==> flow/design.v <==
module fpadd (
    clk, reset, start,
    a, b,
    sum, 
    done
);
    input clk, reset, start;
    input [31:0] a, b;
    output [31:0] sum;
    output done;
    reg sign_a, sign_b, sign_r;
    reg [7:0] exp_a, exp_b, exp_r;
	reg [25:0] mant_a, mant_b;
    reg [25:0] mant_r;
	reg [31:0] sum;  
	reg done;
    reg [23:0] mant_sum;
    parameter IDLE = 3'b000;
    parameter SIGN = 3'b001;
    parameter SHIFT = 3'b010;
    parameter ADD = 3'b011;
	parameter RESSIGN = 3'b100;
    parameter NORM = 3'b101;
    parameter SEARCH = 3'b110;
	parameter FIN = 3'b111;
    reg[2:0] pres_state;
	always @(posedge clk) begin
	    if(reset) begin
			exp_a <= 0; exp_b <= 0; exp_r <= 0;
			mant_a <= 0; mant_b <= 0; mant_r <= 0;
			sign_a <= 0; sign_b <= 0; sign_r <= 0;
			done <= 0; sum <= 0; mant_sum <= 0;
    	end
    	else if(start) begin
	    	sign_a <= a[31];
	    	sign_b <= b[31];
			exp_a <= a[30:23];
			exp_b <= b[30:23];
			mant_a <= {3'b001, a[22:0]};  
			mant_b <= {3'b001, b[22:0]};  
	    	done <= 0;
	    	pres_state <= IDLE;
	    end
	    else begin
	    	case(pres_state)
			IDLE:  
	    	begin
		    	if ((exp_a == 8'b0) && (mant_a[22:0] == 22'b0 && mant_a[23] == 1'b1)) begin
					sum <= {sign_b, exp_b, mant_b[22:0]};
					done <= 1;
					pres_state <= FIN;
		    	end
	    		else if ((exp_b == 8'b0) && (mant_b[22:0] == 22'b0 && mant_b[23] == 1'b1)) begin
					sum <= {sign_a, exp_a, mant_a[22:0]};
					done <= 1;
					pres_state <= FIN;
		    	end
				else if (exp_a == 8'b11111111) begin
					sum <= {sign_a, exp_a, mant_a[22:0]};
					done <= 1;
					pres_state <= FIN;
				end
				else if (exp_b == 8'b11111111) begin
					sum <= {sign_b, exp_b, mant_b[22:0]};
					done <= 1;
					pres_state <= FIN;
				end
				else begin
					pres_state <= SIGN;
				end
			end	
			SIGN:  
			begin
				if (sign_a) begin
					mant_a <= ~mant_a + 1;
				end	
				if (sign_b) begin
					mant_b <= ~mant_b + 1;
				end	
				pres_state <= SHIFT;
			end
			SHIFT:  
			begin
				if(exp_a > exp_b) begin
					mant_b <= {sign_b, mant_b[25:1]};  
					exp_b <= exp_b + 1;
					exp_r <= exp_a;
				end
				else if(exp_a < exp_b) begin
					mant_a <= {sign_a, mant_a[25:1]};  
					exp_a <= exp_a + 1;
					exp_r <= exp_b;
				end
				else
					exp_r <= exp_a;
				pres_state <= (exp_a == exp_b) ? ADD : pres_state;
			end
			ADD:  
			begin
				mant_r <= mant_a + mant_b;
				pres_state <= RESSIGN;
			end
			RESSIGN:  
			begin
				if (mant_r[25] == 1) begin
					sign_r <= 1;
					mant_r <= -mant_r;
				end else begin
					sign_r <= 0;
				end
				pres_state <= NORM;
			end
			NORM:  
			begin
				if (mant_r == 0) begin
					exp_r <= 0;
					pres_state <= FIN;
				end else if ((mant_r[24] == 0) && (mant_r[23] == 1)) begin
					pres_state <= FIN;
				end else if (mant_r[24] == 1) begin
					mant_r <= mant_r >> 1;
					exp_r  <= exp_r + 1;
					pres_state <= FIN;
				end else
					pres_state <= SEARCH;
			end
			SEARCH:  
			begin
				if(mant_r[23] != 1) begin
					mant_r <= mant_r << 1;
					exp_r  <= exp_r - 1;
					pres_state <= SEARCH;
				end else
					pres_state <= FIN;
			end
			FIN:
			begin
				if (!done) begin
					sum <= {sign_r, exp_r, {mant_r[22:0]}};
					done <= 1;
				end
			end
			endcase
	    end
	end
endmodule
Ticket comment

Reports on fpadd
Module fpadd before and after one edit of its RTL, step after step.
Lines under "orig" count in the file above, lines under "edited" in the edited file.
"change" is "edited" less "orig", of the values as shown; "rel_change_pct" is that difference over "orig", in percent.
Library cell names are shortened.
{"block": "inputs", "top": "fpadd", "clock": "clk", "cell_library": "sky130hd", "pvt_corner": "tt_025C_1v80"}

The edit
The edit as a unified diff against the file above.
This change comes from a script, not from a designer. The edited design behaves differently; no optimisation was intended.
begin of diff
@@ -1,12 +1,14 @@
 module fpadd (
-    clk, reset, start,
+    clk, reset_pad, start,
     a, b,
     sum, 
     done
 );
-    input clk, reset, start;
+    input clk, reset_pad, start;
     input [31:0] a, b;
     output [31:0] sum;
     output done;
+    reg reset;
+    always @(posedge clk) reset <= reset_pad;
     reg sign_a, sign_b, sign_r;
     reg [7:0] exp_a, exp_b, exp_r;
end of diff

After elaboration
Source: Yosys, flattened and elaborated, memories not mapped. Widths are those after wreduce. Registers that Yosys merges into a memory's read port (data or address) are not register bits. Print and check cells do not count. Equal cells are merged and count once.
{"block": "word_totals", "element": "elab_cells", "orig": 150, "edited": 151, "change": 1, "rel_change_pct": 0.67}
{"block": "word_totals", "element": "in_bits", "orig": 67, "edited": 67, "change": 0, "rel_change_pct": 0.00}
{"block": "word_totals", "element": "ff_bits", "orig": 141, "edited": 142, "change": 1, "rel_change_pct": 0.71}
{"block": "word_totals", "element": "out_inout_bits", "orig": 33, "edited": 33, "change": 0, "rel_change_pct": 0.00}
{"block": "op_classes", "element": "addsub", "orig": 8, "edited": 8, "change": 0, "rel_change_pct": 0.00}
{"block": "op_classes", "element": "reduce_and_logical", "orig": 36, "edited": 36, "change": 0, "rel_change_pct": 0.00}
{"block": "op_classes", "element": "compare", "orig": 2, "edited": 2, "change": 0, "rel_change_pct": 0.00}
{"block": "op_classes", "element": "n_logic", "orig": 5, "edited": 5, "change": 0, "rel_change_pct": 0.00}
{"block": "op_classes", "element": "muxes", "orig": 51, "edited": 51, "change": 0, "rel_change_pct": 0.00}
{"block": "op_classes", "element": "equal", "orig": 31, "edited": 31, "change": 0, "rel_change_pct": 0.00}
{"block": "op_table", "op": "8-bit 2-to-1 mux", "orig": 13, "edited": 13, "change": 0, "rel_change_pct": 0.00}
{"block": "op_table", "op": "2-bit inequality test with constant B", "orig": 12, "edited": 12, "change": 0, "rel_change_pct": 0.00}
{"block": "op_table", "op": "26-bit 2-to-1 mux", "orig": 10, "edited": 10, "change": 0, "rel_change_pct": 0.00}
{"block": "op_table", "op": "1-bit 2-to-1 mux", "orig": 9, "edited": 9, "change": 0, "rel_change_pct": 0.00}
{"block": "op_table", "op": "3-bit inequality test with constant B", "orig": 8, "edited": 8, "change": 0, "rel_change_pct": 0.00}
{"block": "op_table", "op": "1-bit logical AND", "orig": 5, "edited": 5, "change": 0, "rel_change_pct": 0.00}
{"block": "op_table", "op": "3-bit 2-to-1 mux", "orig": 5, "edited": 5, "change": 0, "rel_change_pct": 0.00}
{"block": "op_table", "op": "32-bit 2-to-1 mux", "orig": 5, "edited": 5, "change": 0, "rel_change_pct": 0.00}
{"block": "op_table", "op": "2-bit nonzero test", "orig": 5, "edited": 5, "change": 0, "rel_change_pct": 0.00}
{"block": "op_table", "op": "3-bit == test with constant B", "orig": 4, "edited": 4, "change": 0, "rel_change_pct": 0.00}
{"block": "op_table", "op": "3-bit AND reduction", "orig": 4, "edited": 4, "change": 0, "rel_change_pct": 0.00}
{"block": "op_table", "op": "8-bit by 1-bit adder with 8-bit output with constant B", "orig": 3, "edited": 3, "change": 0, "rel_change_pct": 0.00}
{"block": "op_table", "op": "1-bit NOT", "orig": 3, "edited": 3, "change": 0, "rel_change_pct": 0.00}
{"block": "op_table", "op": "2-bit AND reduction", "orig": 3, "edited": 3, "change": 0, "rel_change_pct": 0.00}
{"block": "op_table", "op": "4-bit AND reduction", "orig": 3, "edited": 3, "change": 0, "rel_change_pct": 0.00}
{"block": "op_table", "op": "6-bit AND reduction", "orig": 3, "edited": 3, "change": 0, "rel_change_pct": 0.00}
{"block": "op_table", "op": "26-bit by 1-bit adder with 26-bit output with constant B", "orig": 2, "edited": 2, "change": 0, "rel_change_pct": 0.00}
{"block": "op_table", "op": "3-bit by 2-bit == test with 1-bit output with constant B", "orig": 2, "edited": 2, "change": 0, "rel_change_pct": 0.00}
{"block": "op_table", "op": "8-bit == test with constant B", "orig": 2, "edited": 2, "change": 0, "rel_change_pct": 0.00}
{"block": "op_table", "op": "23-bit zero test", "orig": 2, "edited": 2, "change": 0, "rel_change_pct": 0.00}
{"block": "op_table", "op": "8-bit zero test", "orig": 2, "edited": 2, "change": 0, "rel_change_pct": 0.00}
{"block": "op_table", "op": "24-bit 2-to-1 mux", "orig": 2, "edited": 2, "change": 0, "rel_change_pct": 0.00}
{"block": "op_table", "op": "26-bit NOT", "orig": 2, "edited": 2, "change": 0, "rel_change_pct": 0.00}
{"block": "op_table", "op": "26-bit case mux with 2-bit select", "orig": 2, "edited": 2, "change": 0, "rel_change_pct": 0.00}
{"block": "op_table", "op": "3-bit nonzero test", "orig": 2, "edited": 2, "change": 0, "rel_change_pct": 0.00}
{"block": "op_table", "op": "26-bit adder", "orig": 1, "edited": 1, "change": 0, "rel_change_pct": 0.00}
{"block": "op_table", "op": "3-bit by 1-bit == test with 1-bit output with constant B", "orig": 1, "edited": 1, "change": 0, "rel_change_pct": 0.00}
{"block": "op_table", "op": "8-bit == test", "orig": 1, "edited": 1, "change": 0, "rel_change_pct": 0.00}
Not every row of either side is listed.

Longest topological paths
Longest topological path by Yosys (ltp), each cell counted once; first at word level (registers and memories cut), then after technology mapping (sequential cells cut; the memories' decode and read muxes count).
{"block": "depth", "element": "word_depth", "orig": 6, "edited": 6, "change": 0, "rel_change_pct": 0.00}
{"block": "depth", "element": "abc_area", "orig": "0", "edited": "0"}
{"block": "depth", "element": "depth_mapped", "orig": 12, "edited": 13, "change": 1, "rel_change_pct": 8.33}
{"block": "depth", "element": "depth_no_buf", "orig": 9, "edited": 10, "change": 1, "rel_change_pct": 11.11}

Mapped cells and area
Source: synth_stat.txt of the flow (Yosys; design flattened, memories mapped). It holds for the ABC_AREA given above (unset counts as 0); a run with the other value may have another netlist.
{"block": "by_type", "type": "o21ai_0", "orig": 99, "edited": 156, "change": 57, "rel_change_pct": 57.58}
{"block": "by_type", "type": "o22ai_1", "orig": 42, "edited": 5, "change": -37, "rel_change_pct": -88.10}
{"block": "by_type", "type": "nand2_1", "orig": 129, "edited": 162, "change": 33, "rel_change_pct": 25.58}
{"block": "by_type", "type": "inv_1", "orig": 72, "edited": 39, "change": -33, "rel_change_pct": -45.83}
{"block": "by_type", "type": "a22o_1", "orig": 13, "edited": 45, "change": 32, "rel_change_pct": 246.15}
{"block": "by_type", "type": "or3_1", "orig": 41, "edited": 17, "change": -24, "rel_change_pct": -58.54}
{"block": "by_type", "type": "o221ai_1", "orig": 28, "edited": 5, "change": -23, "rel_change_pct": -82.14}
{"block": "by_type", "type": "mux2i_1", "orig": 18, "edited": 40, "change": 22, "rel_change_pct": 122.22}
{"block": "by_type", "type": "nor2_1", "orig": 125, "edited": 136, "change": 11, "rel_change_pct": 8.80}
{"block": "by_type", "type": "or4_1", "orig": 13, "edited": 3, "change": -10, "rel_change_pct": -76.92}
{"block": "by_type", "type": "nor3_1", "orig": 52, "edited": 61, "change": 9, "rel_change_pct": 17.31}
{"block": "by_type", "type": "a22oi_1", "orig": 15, "edited": 8, "change": -7, "rel_change_pct": -46.67}
{"block": "by_type", "type": "o211ai_1", "orig": 18, "edited": 12, "change": -6, "rel_change_pct": -33.33}
{"block": "by_type", "type": "buf_2", "orig": 8, "edited": 2, "change": -6, "rel_change_pct": -75.00}
{"block": "by_type", "type": "mux2_2", "orig": 6, "edited": 0, "change": -6, "rel_change_pct": -100.00}
{"block": "by_type", "type": "o311ai_0", "orig": 4, "edited": 10, "change": 6, "rel_change_pct": 150.00}
{"block": "by_type", "type": "a21oi_1", "orig": 104, "edited": 109, "change": 5, "rel_change_pct": 4.81}
{"block": "by_type", "type": "nand3b_1", "orig": 3, "edited": 8, "change": 5, "rel_change_pct": 166.67}
Not every row of either side is listed.
{"block": "mapped", "element": "seq_area_um2", "orig": 2932.8, "edited": 2952.8, "change": 20.0, "rel_change_pct": 0.68}
{"block": "mapped", "element": "stdcells", "orig": 1472, "edited": 1503, "change": 31, "rel_change_pct": 2.11}
{"block": "mapped", "element": "flip_flops", "orig": 146, "edited": 147, "change": 1, "rel_change_pct": 0.68}
{"block": "mapped", "element": "area_um2", "orig": 10935.5, "edited": 11125.7, "change": 190.2, "rel_change_pct": 1.74}
{"block": "mapped", "element": "buffers", "orig": 121, "edited": 125, "change": 4, "rel_change_pct": 3.31}

Timing after synthesis
Source: OpenSTA report_checks on the synthesized netlist (no wires, ideal clock, input and output delay 20% of the period each), path of least setup slack; recovery checks are left aside. Register names are those of the netlist, which keeps one name where synthesis merged equal registers.
{"block": "synth_timing", "element": "path_type", "orig": "register to register", "edited": "register to register"}
{"block": "synth_timing", "element": "startpoint", "orig": "register exp_b[3]", "edited": "register mant_a[1]"}
{"block": "synth_timing", "element": "endpoint", "orig": "register exp_r[5]", "edited": "register sum[0]"}
{"block": "synth_timing", "element": "tclk_ps", "orig": 5000, "edited": 5000, "change": 0, "rel_change_pct": 0.00}
{"block": "synth_timing", "element": "path_buffers", "orig": 0, "edited": 1, "change": 1}
{"block": "synth_timing", "element": "arrival_time_ps", "orig": 2697, "edited": 2904, "change": 207, "rel_change_pct": 7.68}
{"block": "synth_timing", "element": "delay_ps", "orig": 2827, "edited": 3021, "change": 194, "rel_change_pct": 6.86}
{"block": "synth_timing", "element": "driving_pins", "orig": 10, "edited": 12, "change": 2, "rel_change_pct": 20.00}
{"block": "synth_timing", "element": "setup_time_ps", "orig": 130, "edited": 117, "change": -13}
{"block": "synth_timing", "element": "setup_slack_ps", "orig": 2173, "edited": 1979, "change": -194}
{"block": "synth_timing", "element": "t_first_pin_ps", "orig": 0, "edited": 0, "change": 0}
{"block": "synth_timing", "element": "required_ps", "orig": 4870, "edited": 4883, "change": 13, "rel_change_pct": 0.27}
{"block": "synth_timing", "element": "period_less_setup_slack_ps", "orig": 2827, "edited": 3021, "change": 194, "rel_change_pct": 6.86}
"delay_ps" is the arrival time less input delay plus setup time.
"driving_pins": output pins that drive a net of the path, with the launching flip-flop's if there is one; two outputs of one cell count as two.
"period_less_setup_slack_ps" is the clock period less the worst setup slack; recovery checks do not enter. This is arithmetic on one report: input and output delays are still those of the set period (20% each).
Between the ends stands the longest chain of elaborated cells between them, by number of cells; it is not shown to be the way that was timed. Of several equally long chains one is given.
Each line given opens the expression or statement behind the cell; cells for indexed reads and writes are added by Yosys, which also makes memories of some case tables.
A register here has more assigning lines than the two given.
{"block": "synth_between_orig", "path_cell_list": "dfxtp_1 -> inv_1 -> ha_1 -> a21oi_1 -> nor2b_1 -> o31ai_1 -> nand2_1 -> mux2_2 -> a211oi_1 -> o32ai_1", "elab_chain_len": 4, "cells_between": 5, "cone_lines": 3, "cone_classes": "compare (2); mux (3)"}
{"block": "synth_lines_orig", "element": "from (decl)", "line_no": 12, "source": "reg [7:0] exp_a, exp_b, exp_r;"}
{"block": "synth_lines_orig", "element": "from (assign)", "line_no": 38, "source": "exp_b <= b[30:23];"}
{"block": "synth_lines_orig", "element": "from (assign)", "line_no": 86, "source": "exp_b <= exp_b + 1;"}
{"block": "synth_lines_orig", "element": "8-bit < comparator", "line_no": 89, "source": "else if(exp_a < exp_b) begin"}
{"block": "synth_lines_orig", "element": "8-bit 2-to-1 mux", "line_no": 89}
{"block": "synth_lines_orig", "element": "8-bit 2-to-1 mux", "line_no": 84, "source": "if(exp_a > exp_b) begin"}
{"block": "synth_lines_orig", "element": "8-bit case mux with 3-bit select", "line_no": 45, "source": "case(pres_state)"}
{"block": "synth_lines_orig", "element": "to (assign)", "line_no": 87, "source": "exp_r <= exp_a;"}
{"block": "synth_lines_orig", "element": "to (assign)", "line_no": 92, "source": "exp_r <= exp_b;"}
{"block": "synth_lines_orig", "element": "to (decl)", "line_no": 12}
{"block": "synth_between_edited", "path_cell_list": "dfxtp_1 -> inv_1 -> ha_1 -> or3b_4 -> or4_4 -> nor4_4 -> nor2_2 -> and3_4 -> a2111oi_4 -> nor2_2 -> buf_6 -> a22o_1", "elab_chain_len": 5, "cells_between": 7, "cone_lines": 2, "cone_classes": "eq/ne (1); mux (2); reduce/logical (4)"}
{"block": "synth_lines_edited", "element": "from (decl)", "line_no": 15, "source": "reg [25:0] mant_a, mant_b;"}
{"block": "synth_lines_edited", "element": "from (assign)", "line_no": 41, "source": "mant_a <= {3'b001, a[22:0]};"}
{"block": "synth_lines_edited", "element": "from (assign)", "line_no": 77, "source": "mant_a <= ~mant_a + 1;"}
{"block": "synth_lines_edited", "element": "23-bit zero test", "line_no": 50, "source": "if ((exp_a == 8'b0) && (mant_a[22:0] == 22'b0 && mant_a[23] == 1'b1)) begin"}
{"block": "synth_lines_edited", "element": "1-bit logical AND x2", "line_no": 50}
{"block": "synth_lines_edited", "element": "32-bit 2-to-1 mux", "line_no": 50}
{"block": "synth_lines_edited", "element": "32-bit case mux with 2-bit select", "line_no": 47, "source": "case(pres_state)"}
{"block": "synth_lines_edited", "element": "to (assign)", "line_no": 51, "source": "sum <= {sign_b, exp_b, mant_b[22:0]};"}
{"block": "synth_lines_edited", "element": "to (assign)", "line_no": 56, "source": "sum <= {sign_a, exp_a, mant_a[22:0]};"}
{"block": "synth_lines_edited", "element": "to (decl)", "line_no": 9, "source": "output [31:0] sum;"}

Worst path after layout
Path of least setup slack in the final report of each run of pair A (OpenROAD, finished layout, wires in). Where an end is a register, its clock arrival counts in the times.
The path's times are printed in steps of 10 ps; the period is the one set.
{"block": "layout_timing", "element": "path_type", "orig": "register to register", "edited": "register to register"}
{"block": "layout_timing", "element": "startpoint", "orig": "register mant_a[1]", "edited": "register mant_a[0]"}
{"block": "layout_timing", "element": "endpoint", "orig": "register sum[5]", "edited": "register sum[4]"}
{"block": "layout_timing", "element": "required_ps", "orig": 3950, "edited": 3980, "change": 30, "rel_change_pct": 0.76}
{"block": "layout_timing", "element": "setup_time_ps", "orig": 130, "edited": 100, "change": -30}
{"block": "layout_timing", "element": "tclk_ps", "orig": 3660, "edited": 3660, "change": 0, "rel_change_pct": 0.00}
{"block": "layout_timing", "element": "setup_slack_ps", "orig": 460, "edited": 360, "change": -100}
{"block": "layout_timing", "element": "arrival_time_ps", "orig": 3500, "edited": 3620, "change": 120, "rel_change_pct": 3.43}
{"block": "layout_timing", "element": "t_first_pin_ps", "orig": 430, "edited": 430, "change": 0, "rel_change_pct": 0.00}
{"block": "layout_timing", "element": "driving_pins", "orig": 11, "edited": 12, "change": 1, "rel_change_pct": 9.09}
{"block": "layout_timing", "element": "path_buffers", "orig": 1, "edited": 1, "change": 0, "rel_change_pct": 0.00}
Between the ends stands the longest chain of elaborated cells between them, by number of cells; it is not shown to be the way that was timed. Of several equally long chains one is given.
A register here has more assigning lines than the two given.
{"block": "layout_between_orig", "path_cell_list": "dfxtp_1 -> inv_1 -> ha_1 -> nor3b_1 -> and3_1 -> and4_1 -> o41ai_1 -> a21oi_2 -> nand2_1 -> buf_4 -> o22ai_1", "elab_chain_len": 5, "cells_between": 7, "cone_lines": 2, "cone_classes": "eq/ne (1); mux (2); reduce/logical (4)"}
{"block": "layout_lines_orig", "element": "from (decl)", "line_no": 13, "source": "reg [25:0] mant_a, mant_b;"}
{"block": "layout_lines_orig", "element": "from (assign)", "line_no": 39, "source": "mant_a <= {3'b001, a[22:0]};"}
{"block": "layout_lines_orig", "element": "from (assign)", "line_no": 75, "source": "mant_a <= ~mant_a + 1;"}
{"block": "layout_lines_orig", "element": "23-bit zero test", "line_no": 48, "source": "if ((exp_a == 8'b0) && (mant_a[22:0] == 22'b0 && mant_a[23] == 1'b1)) begin"}
{"block": "layout_lines_orig", "element": "1-bit logical AND x2", "line_no": 48}
{"block": "layout_lines_orig", "element": "32-bit 2-to-1 mux", "line_no": 48}
{"block": "layout_lines_orig", "element": "32-bit case mux with 2-bit select", "line_no": 45, "source": "case(pres_state)"}
{"block": "layout_lines_orig", "element": "to (assign)", "line_no": 49, "source": "sum <= {sign_b, exp_b, mant_b[22:0]};"}
{"block": "layout_lines_orig", "element": "to (assign)", "line_no": 54, "source": "sum <= {sign_a, exp_a, mant_a[22:0]};"}
{"block": "layout_lines_orig", "element": "to (decl)", "line_no": 9, "source": "output [31:0] sum;"}
{"block": "layout_between_edited", "path_cell_list": "dfxtp_1 -> inv_1 -> ha_1 -> or3b_4 -> or4_4 -> nor4_4 -> nor2_2 -> and3_4 -> a2111oi_4 -> nor2_2 -> buf_4 -> a22o_1", "elab_chain_len": 5, "cells_between": 7, "cone_lines": 2, "cone_classes": "eq/ne (1); mux (2); reduce/logical (4)"}
{"block": "layout_lines_edited", "element": "from (decl)", "line_no": 15, "source": "reg [25:0] mant_a, mant_b;"}
{"block": "layout_lines_edited", "element": "from (assign)", "line_no": 41, "source": "mant_a <= {3'b001, a[22:0]};"}
{"block": "layout_lines_edited", "element": "from (assign)", "line_no": 77, "source": "mant_a <= ~mant_a + 1;"}
{"block": "layout_lines_edited", "element": "23-bit zero test", "line_no": 50, "source": "if ((exp_a == 8'b0) && (mant_a[22:0] == 22'b0 && mant_a[23] == 1'b1)) begin"}
{"block": "layout_lines_edited", "element": "1-bit logical AND x2", "line_no": 50}
{"block": "layout_lines_edited", "element": "32-bit 2-to-1 mux", "line_no": 50}
{"block": "layout_lines_edited", "element": "32-bit case mux with 2-bit select", "line_no": 47, "source": "case(pres_state)"}
{"block": "layout_lines_edited", "element": "to (assign)", "line_no": 51, "source": "sum <= {sign_b, exp_b, mant_b[22:0]};"}
{"block": "layout_lines_edited", "element": "to (assign)", "line_no": 56, "source": "sum <= {sign_a, exp_a, mant_a[22:0]};"}
{"block": "layout_lines_edited", "element": "to (decl)", "line_no": 9, "source": "output [31:0] sum;"}

Layout results
Runs of the flow (Yosys, OpenROAD) on both versions; the two runs of a pair have the same settings. The constraints put input and output delay at 20% of the set period each and load the outputs with 0.01 pF.
{"block": "settings_pair_A", "CORE_UTILIZATION": 40, "period_ns": 3.66, "CAP_MARGIN": 20, "CORE_MARGIN": 2, "SLEW_MARGIN": 20}
{"block": "measured_pair_A", "element": "post_route_util_frac", "orig": 0.474, "edited": 0.475, "change": 0.001}
{"block": "measured_pair_A", "element": "timing.hold.ws_ps", "orig": 490, "edited": 486, "change": -4}
{"block": "measured_pair_A", "element": "dieArea_um2", "orig": 28677.7, "edited": 29164.1, "change": 486.4, "rel_change_pct": 1.70}
{"block": "measured_pair_A", "element": "final_setup_tns_ps", "orig": 0, "edited": 0, "change": 0}
{"block": "measured_pair_A", "element": "ys_area_um2", "orig": 10935.5, "edited": 11125.7, "change": 190.2, "rel_change_pct": 1.74}
{"block": "measured_pair_A", "element": "finish.stdcell_area_um2", "orig": 12741.0, "edited": 13092.6, "change": 351.6, "rel_change_pct": 2.76}
{"block": "measured_pair_A", "element": "totalPower_mw", "orig": 5.456, "edited": 5.632, "change": 0.176, "rel_change_pct": 3.23}
{"block": "measured_pair_A", "element": "achievedPeriod_ps", "orig": 3204, "edited": 3299, "change": 95, "rel_change_pct": 2.97}
{"block": "measured_pair_A", "element": "final_setup_ws_ps", "orig": 456, "edited": 361, "change": -95}
{"block": "settings_pair_B", "ABC_AREA": 0, "CAP_MARGIN": 40, "CORE_UTILIZATION": 26, "CTS_CLUSTER_DIAMETER": 337, "GPL_ROUTABILITY_DRIVEN": 0, "GPL_TIMING_DRIVEN": 0, "PLACE_DENSITY_LB_ADDON": 0.12, "TNS_END_PERCENT": 65, "period_ns": 3.17, "CORE_MARGIN": 2, "SLEW_MARGIN": 20}
{"block": "measured_pair_B", "element": "post_route_util_frac", "orig": 0.324, "edited": 0.339, "change": 0.015}
{"block": "measured_pair_B", "element": "timing.hold.ws_ps", "orig": 475, "edited": 486, "change": 11}
{"block": "measured_pair_B", "element": "dieArea_um2", "orig": 43716.5, "edited": 44461.9, "change": 745.4, "rel_change_pct": 1.71}
{"block": "measured_pair_B", "element": "final_setup_tns_ps", "orig": 0, "edited": -25, "change": -25}
{"block": "measured_pair_B", "element": "ys_area_um2", "orig": 10935.5, "edited": 11125.7, "change": 190.2, "rel_change_pct": 1.74}
{"block": "measured_pair_B", "element": "finish.stdcell_area_um2", "orig": 13523.0, "edited": 14298.7, "change": 775.7, "rel_change_pct": 5.74}
{"block": "measured_pair_B", "element": "totalPower_mw", "orig": 6.707, "edited": 6.842, "change": 0.135, "rel_change_pct": 2.01}
{"block": "measured_pair_B", "element": "achievedPeriod_ps", "orig": 3052, "edited": 3181, "change": 129, "rel_change_pct": 4.23}
{"block": "measured_pair_B", "element": "final_setup_ws_ps", "orig": 118, "edited": -11, "change": -129}
"achievedPeriod_ps" means the clock period less the worst setup slack. The figure is calculated, with input and output delays left at 20% of the set period.
"totalPower_mw": no workload was simulated; the value follows from the tool's default switching activity.
